==> flow/design.v <==
module RstGen(
    input           clk,
    input           asrst_n,
    output wire     srst_n
);
reg  asrst_n_d1, asrst_n_d2;
always @(posedge clk or negedge asrst_n) begin
    if (!asrst_n) begin
        asrst_n_d1 <= 1'b0;
        asrst_n_d2 <= 1'b0;
    end
    else begin
        asrst_n_d1 <= asrst_n;
        asrst_n_d2 <= asrst_n_d1;
    end
end
assign srst_n = asrst_n_d2;
endmodule
module RoundRobinArbiter(
    input wire clk,
    input wire asrst,            
    input wire en,
    input wire [2:0] req_vld,
    output reg [2:0] o_grant
);
reg [2:0] last_grant;            
always @(*) begin
    if (en)
        case (last_grant)
            'b001: begin
                if      (req_vld[1]) o_grant = 3'b010;
                else if (req_vld[2]) o_grant = 3'b100;
                else if (req_vld[0]) o_grant = 3'b001;
                else                 o_grant = 3'b000;
            end
            'b010: begin
                if      (req_vld[2]) o_grant = 3'b100;
                else if (req_vld[0]) o_grant = 3'b001;
                else if (req_vld[1]) o_grant = 3'b010;
                else                 o_grant = 3'b000;
            end
            'b100: begin
                if      (req_vld[0]) o_grant = 3'b001;
                else if (req_vld[1]) o_grant = 3'b010;
                else if (req_vld[2]) o_grant = 3'b100;
                else                 o_grant = 3'b000;
            end
            default: o_grant <= 3'b000;
        endcase
    else
        o_grant <= 3'b000;
end
always @(posedge clk or posedge asrst) begin
    if (asrst) last_grant <= 'b100;
    else if (en && (| req_vld)) begin
        last_grant <= o_grant;
    end
end
endmodule
module SyncFIFO #(
    parameter DEPTH = 192,
    parameter WIDTH = 8
)(
    input                           clk,
    input                           asrst,   
    input                           wren,    
    input           [WIDTH-1:0]     wrdata,  
    output   wire                   full,    
    input                           rden,    
    output   reg    [WIDTH-1:0]     rddata,  
    output   wire                   empty    
);
localparam ADDR_WIDTH = $clog2(DEPTH);       
reg  [WIDTH-1:0] mem [0:DEPTH-1];            
reg  [ADDR_WIDTH-1:0] wrptr;                 
reg  [ADDR_WIDTH-1:0] rdptr;
reg  [ADDR_WIDTH:0] cnt;                     
always @(posedge clk or posedge asrst) begin
    if (asrst) begin
        rdptr  <= 'd0;
        rddata <= 'd0;
    end 
    else if (rden && !empty) begin
        rddata <= mem[rdptr];
        if (rdptr < DEPTH - 1) 
            rdptr <= rdptr + 'd1;
        else rdptr <= 'd0;
    end
end
always @(posedge clk or posedge asrst) begin
    if (asrst) begin
        wrptr <= 'd0;
    end 
    else if (wren && !full) begin
        mem[wrptr] <= wrdata;
        if (wrptr < DEPTH - 1) 
            wrptr <= wrptr + 'd1;
        else wrptr <= 'd0;
    end
end
always @(posedge clk or posedge asrst) begin
    if (asrst) 
        cnt <= 'd0;
    else if ((wren && !full) && !(rden && !empty))
        cnt <= cnt + 'd1;
    else if (!(wren && !full) && (rden && !empty))
        cnt <= cnt - 'd1;
end
assign full = (cnt == DEPTH);
assign empty = (cnt == 0);
endmodule
module SyncFIFO_Bypass #(
    parameter   DEPTH = 8,
    parameter   WIDTH = 64
)(
    input                       CLK,
    input                       Reset,       
    input                       i_WrEn,      
    input       [WIDTH-1:0]     i_WrData,    
    output wire                 o_Valid,     
    output wire [WIDTH-1:0]     o_Data,
    input                       i_Grant,
    output wire                 o_Grant
);
wire                    fifo_wren, fifo_rden;
wire                    fifo_empty;
wire  [WIDTH-1:0]       fifo_wrdata, fifo_rddata;
reg   [WIDTH-1:0]       i_WrData_reg;        
reg                     i_Grant_reg;         
reg                     fifo_empty_reg;      
always @(posedge CLK) begin
    i_WrData_reg <= i_WrData;
    i_Grant_reg  <= i_Grant;
    fifo_empty_reg <= fifo_empty;
end
assign o_Valid = i_Grant_reg;
assign fifo_wren = (i_WrEn && i_Grant && fifo_empty) ? 0 : i_WrEn;
assign fifo_wrdata = i_WrData;
assign fifo_rden = i_Grant;
assign o_Grant = fifo_empty ? i_WrEn : 1;
assign o_Data  = (i_Grant_reg && fifo_empty_reg) ? i_WrData_reg : fifo_rddata;
SyncFIFO #(
    .DEPTH      ( DEPTH         ),
    .WIDTH      ( WIDTH         )
)u_SyncFIFO(
    .clk        ( CLK           ),
    .asrst      ( Reset         ),
    .wren       ( fifo_wren     ),
    .wrdata     ( fifo_wrdata   ),
    .full       (               ),
    .rden       ( fifo_rden     ),
    .rddata     ( fifo_rddata   ),
    .empty      ( fifo_empty    )
);
endmodule
module PassC #(
    parameter WIDTH = 8
)(
    input                       CLK,
    input                       Reset,       
    input                       i_WrEn,      
    input       [WIDTH-1:0]     i_WrData,    
    output reg                  o_Valid,     
    output reg  [WIDTH-1:0]     o_Data,
    input                       i_Grant,
    output wire                 o_Grant
);
assign o_Grant = i_WrEn;
always @(posedge CLK or posedge Reset) begin
    if (Reset)
        o_Valid <= 'd0;
    else
        o_Valid <= i_Grant;
end
always @(posedge CLK or posedge Reset) begin
    if (Reset)
        o_Data  <= 'd0;
    else if (i_Grant)
        o_Data  <= i_WrData;
end
endmodule
module ArbTop #(
    parameter   FIFO_DEPTH = 8,
    parameter   WIDTH = 64
)(
    input                       CLK,
    input                       ASynReset_N,
    input                       i_DataValid_A, i_DataValid_B, i_DataValid_C,
    input       [WIDTH-1:0]     i_DataIn_A,    i_DataIn_B,    i_DataIn_C,
    input                       i_DataGrant_D,
    output wire                 o_DataValid_D,
    output wire [WIDTH-1:0]     o_DataOut_D,
    output wire                 o_DataGrant_A, o_DataGrant_B, o_DataGrant_C
);
wire                SynReset_N;
wire  [2:0]         arb_req, arb_grant;
wire                PassA_DataVld, PassB_DataVld, PassC_DataVld;
wire  [WIDTH-1:0]   PassA_Data,    PassB_Data,    PassC_Data;
assign {o_DataGrant_C, o_DataGrant_B, o_DataGrant_A} = arb_grant;
assign o_DataValid_D = (PassA_DataVld || PassB_DataVld || PassC_DataVld);
assign o_DataOut_D = PassA_DataVld ? PassA_Data :
                     PassB_DataVld ? PassB_Data :
                     PassC_DataVld ? PassC_Data :
                     0;
RstGen u_RstGen(
    .clk        ( CLK           ),
    .asrst_n    ( ASynReset_N   ),
    .srst_n     ( SynReset_N    )
);
RoundRobinArbiter u_RoundRobinArbiter(
    .clk        ( CLK           ),
    .asrst      ( ~SynReset_N   ),
    .en         ( i_DataGrant_D ),
    .req_vld    ( arb_req       ),
    .o_grant    ( arb_grant     )
);
SyncFIFO_Bypass #(
    .DEPTH      ( FIFO_DEPTH    ),
    .WIDTH      ( WIDTH         )
) u_PassA (
    .CLK        ( CLK           ),
    .Reset      ( ~SynReset_N   ),
    .i_Grant    ( arb_grant[0]  ),
    .i_WrEn     ( i_DataValid_A ),
    .i_WrData   ( i_DataIn_A    ),
    .o_Grant    ( arb_req[0]    ),
    .o_Valid    ( PassA_DataVld ),
    .o_Data     ( PassA_Data    )
);
SyncFIFO_Bypass #(
    .DEPTH      ( FIFO_DEPTH    ),
    .WIDTH      ( WIDTH         )
) u_PassB (
    .CLK        ( CLK           ),
    .Reset      ( ~SynReset_N   ),
    .i_Grant    ( arb_grant[1]  ),
    .i_WrEn     ( i_DataValid_B ),
    .i_WrData   ( i_DataIn_B    ),
    .o_Grant    ( arb_req[1]    ),
    .o_Valid    ( PassB_DataVld ),
    .o_Data     ( PassB_Data    )
);
PassC #(
    .WIDTH      ( WIDTH         )
)u_PassC (
    .CLK        ( CLK           ),
    .Reset      ( ~SynReset_N   ),
    .i_Grant    ( arb_grant[2]  ),
    .i_WrEn     ( i_DataValid_C ),
    .i_WrData   ( i_DataIn_C    ),
    .o_Grant    ( arb_req[2]    ),
    .o_Valid    ( PassC_DataVld ),
    .o_Data     ( PassC_Data    )
);
endmodule
# [Step by step through the tools: ArbTop]
# What the tools print for ArbTop, step after step.
# Line numbers count from 1 in the design file above.
# Operators: Yosys type, input widths -> output width; for muxes data width and select width s.
# Library cell names are shortened.
# A cell with - has no value.
[setup] design="ArbTop" clk_port="CLK" library="sky130hd" corner="tt_025C_1v80"

# [Word-level counts]
# Yosys after proc, flatten, opt, wreduce and memory -nomap, before mapping. Print and check cells are not counted. Equal cells are merged and count once.
[bits] reg_bits=1374 in_bits=198 out_inout_bits=68 wordCells=160
[classes] n_addsub=8 compare=4 eq_ne=33 n_mux=30 reduce_and_logical=50
[ops] op="$pmux 64 s8" n=2
[ops] op="$mux 64" n=5
[ops] op="$eq 3x3->1 const B" n=17
[ops] op="$reduce_and 3->1" n=16
[ops] op="$mux 3" n=12
[ops] op="$eq 3x2->1 const B" n=9
[ops] op="$mux 4" n=4
[ops] op="$logic_and 1x1->1" n=15
[ops] op="$eq 3x1->1 const B" n=5
[ops] op="$add 3x1->3 const B" n=4
[ops] op="$lt 3x3->1 const B" n=4
[ops] op="$logic_not 3->1" n=4
[ops] op="$pmux 3 s3" n=1
[ops] op="$logic_not 1->1" n=8
[ops] op="$add 4x1->4 const B" n=2
[ops] op="$sub 4x1->4 const B" n=2
[ops] op="$eq 4x4->1 const B" n=2
[ops] op="$logic_not 4->1" n=2
[ops] op="$mux 1" n=5
[ops] op="$reduce_bool 2->1" n=2
[ops] op="$reduce_or 3->1" n=1
[ops] op="$logic_or 1x1->1" n=2
[ops] op="$mux 2" n=1

# [Longest topological paths]
# Depth = most cells in a row (Yosys ltp): at word level without a register or memory, in the mapped netlist without a sequential cell, where the memories' decode and read muxes count.
[logic_depth] ltp_word=15 ABC_AREA=1 depth_mapped=18 mapped_depth_nobuf=17

# [Netlist]
# The flow's flattened synthesis, as Yosys stat reports it; memories are mapped. The netlist is that of the ABC_AREA named above (0 if unset); the other value can give another one.
[by_type] cell_type="edfxtp_1" n=1024 area_total_um2=3.07E+04
[by_type] cell_type="dfrtp_1" n=217 area_total_um2=5.43E+03
[by_type] cell_type="nand2_1" n=1355 area_total_um2=5.09E+03
[by_type] cell_type="dfxtp_1" n=132 area_total_um2=2.64E+03
[by_type] cell_type="nand3_1" n=364 area_total_um2=1.82E+03
[by_type] cell_type="a21oi_1" n=212 area_total_um2=1.06E+03
[by_type] cell_type="inv_1" n=204 area_total_um2=765.734
[by_type] cell_type="o21ai_0" n=139 area_total_um2=695.667
[by_type] cell_type="clkbuf_1" n=182 area_total_um2=683.155
[by_type] cell_type="nand3b_1" n=87 area_total_um2=653.126
[by_type] cell_type="nor2_1" n=159 area_total_um2=596.822
[by_type] cell_type="a32oi_1" n=64 area_total_um2=560.538
[by_type] cell_type="a31oi_1" n=65 area_total_um2=406.64
[by_type] cell_type="nand4_1" n=65 area_total_um2=406.64
[by_type] cell_type="ha_1" n=28 area_total_um2=350.336
[by_type] cell_type="buf_2" n=41 area_total_um2=205.197
[by_type] cell_type="o2111ai_1" n=17 area_total_um2=148.893
[by_type] cell_type="o21ai_1" n=15 area_total_um2=75.072
# Not listed: further types 18, cells in them 67.
[synth_totals] cells=4437 area_um2=52819.4 seq_area_um2=38848.5 ffs=1374 n_buf=252

# [Worst setup path after synthesis]
# Path of least setup slack by OpenSTA after synthesis, without wires, with an ideal clock, recovery checks aside; 20% of the period is set as input and as output delay. Where synthesis merged equal registers, the netlist keeps one of their names.
[synth_timing] kind="register -> register" startpoint="reg u_RstGen.asrst_n_d2" endpoint="reg u_PassA.u_SyncFIFO.mem[0][0]" tclk_ns=6.0 setup_time_ns=0.486 launch_ns=0.000 arrival_time_ns=9.001 required_time_ns=5.514 setup_slack_ns=-3.487 delay_ns=9.487 path_stages=3 n_path_buf=0 synth_period_reached_ns=9.487
# "delay_ns" is the arrival time less input delay plus setup time.
# "path_stages": output pins that drive a net of the path, with the launching flip-flop's if there is one; two outputs of one cell count as two.
# "synth_period_reached_ns" is the clock period less the worst setup slack; recovery checks do not enter. This is arithmetic on one report: input and output delays are still those of the set period (20% each).
# The rows between start and end are the longest chain of elaborated cells between them; the timing report does not say that the signal goes this way. Where chains are equally long, one stands for them.
# Each line given opens the expression or statement behind the cell; cells for indexed reads and writes are added by Yosys, which also makes memories of some case tables.
[synth_via] cell_sequence="dfrtp_1 > nand2_1 > nor2_1" elab_chain_len=1 cone_cells=1 lines_between=0 classes_between="reduce/logical: 1"
[synth_rtl] item="start: declaration" line=6 text="reg  asrst_n_d1, asrst_n_d2;"
[synth_rtl] item="start: assignment" line=10 text="asrst_n_d2 <= 1'b0;"
[synth_rtl] item="start: assignment" line=14 text="asrst_n_d2 <= asrst_n_d1;"
[synth_rtl] item="$reduce_and 3->1"
[synth_rtl] item="end: assignment" line=95 text="mem[wrptr] <= wrdata;"
[synth_rtl] item="end: declaration" line=74 text="reg  [WIDTH-1:0] mem [0:DEPTH-1];"

# [Timing after layout]
# Path of least setup slack in the final report of job 1 (OpenROAD, finished layout, wires in). Where an end is a register, its clock arrival counts in the times.
[layout_timing] kind="register -> output" startpoint="reg u_PassB.i_Grant_reg" endpoint="out o_DataOut_D[42]" tclk_ns=4.93 out_delay_ns=0.99 launch_ns=0.74 arrival_time_ns=3.91 required_time_ns=3.94 setup_slack_ns=0.03 path_stages=8 n_path_buf=3
# The rows between start and end are the longest chain of elaborated cells between them; the timing report does not say that the signal goes this way. Where chains are equally long, one stands for them.
[layout_via] cell_sequence="dfxtp_1 > inv_1 > clkbuf_2 > clkbuf_1 > a21oi_1 > o21ai_0 > a32oi_1 > clkdlybuf4s50_1" elab_chain_len=4 cone_cells=4 lines_between=3 classes_between="mux: 3; reduce/logical: 1"
[layout_rtl] item="start: declaration" line=129 text="reg                     i_Grant_reg;"
[layout_rtl] item="start: assignment" line=133 text="i_Grant_reg  <= i_Grant;"
[layout_rtl] item="$logic_and 1x1->1" line=141 text="assign o_Data  = (i_Grant_reg && fifo_empty_reg) ? i_WrData_reg : fifo_rddata;"
[layout_rtl] item="$mux 64" line=141
[layout_rtl] item="$mux 64" line=202 text="PassB_DataVld ? PassB_Data :"
[layout_rtl] item="$mux 64" line=201 text="assign o_DataOut_D = PassA_DataVld ? PassA_Data :"
[layout_rtl] item="end: declaration" line=192 text="output wire [WIDTH-1:0]     o_DataOut_D,"

# Design ArbTop on sky130hd. What follows are 3 stored runs of the flow, each under its own settings; their order means nothing. The constraints put input and output delay at 20% of the set period each and load the outputs with 0.01 pF.
# "achievedPeriod_ns" means the clock period less the worst setup slack. The figure is calculated, with input and output delays left at 20% of the set period.
# "timing.worst_path_ns" is the time allowed to the run's worst setup path (the clock period less input and output delay, where it has them) less its slack. Clock arrival times count: a late capture clock shortens it, a late launch clock lengthens it.
# "power_total_w" rests on the timing tool's default activity at the inputs, not on a simulated workload.
run="job 1" settings ABC_AREA=1 CAP_MARGIN=25 CELL_PAD_IN_SITES_GLOBAL_PLACEMENT=1 CORE_MARGIN=3 CORE_UTILIZATION=43 CTS_CLUSTER_DIAMETER=353 CTS_CLUSTER_SIZE=86 GPL_ROUTABILITY_DRIVEN=0 GPL_TIMING_DRIVEN=0 MAX_ROUTING_LAYER="met5" MIN_ROUTING_LAYER="met2" PLACE_DENSITY_LB_ADDON=0.2 SLEW_MARGIN=0 TNS_END_PERCENT=85 period_ns=4.93
run="job 1" results synthArea_um2=52819.4 power_total_w=0.020817 layout_stdcell_area_um2=59389.5 achievedPeriod_ns=4.895 timing.worst_path_ns=3.91 path_kind="register -> output" finalUtil_frac=0.491 die_um2=127078.0 worst_setup_slack_ns=0.035 setupTns_ns=0.000
run="job 2" settings ABC_AREA=1 CAP_MARGIN=25 CELL_PAD_IN_SITES_GLOBAL_PLACEMENT=1 CORE_MARGIN=3 CORE_UTILIZATION=43 CTS_CLUSTER_SIZE=36 GPL_ROUTABILITY_DRIVEN=0 GPL_TIMING_DRIVEN=0 PLACE_DENSITY_LB_ADDON=0.2 SETUP_SLACK_MARGIN=0.19 SLEW_MARGIN=0 TNS_END_PERCENT=50 period_ns=4.93
run="job 2" results synthArea_um2=52819.4 power_total_w=0.027649 layout_stdcell_area_um2=63452.1 achievedPeriod_ns=4.730 timing.worst_path_ns=3.74 path_kind="register -> output" finalUtil_frac=0.525 die_um2=127078.0 worst_setup_slack_ns=0.200 setupTns_ns=0.000
run="job 3" settings CAP_MARGIN=15 CELL_PAD_IN_SITES_DETAIL_PLACEMENT=2 CORE_ASPECT_RATIO=0.74 CORE_UTILIZATION=72 CTS_CLUSTER_SIZE=51 GPL_ROUTABILITY_DRIVEN=1 PLACE_DENSITY_LB_ADDON=0.14 SETUP_SLACK_MARGIN=-0.67 TNS_END_PERCENT=35 period_ns=7.2 CORE_MARGIN=2 SLEW_MARGIN=20
run="job 3" outcome="not finished: placement ended with error DPL-0033"
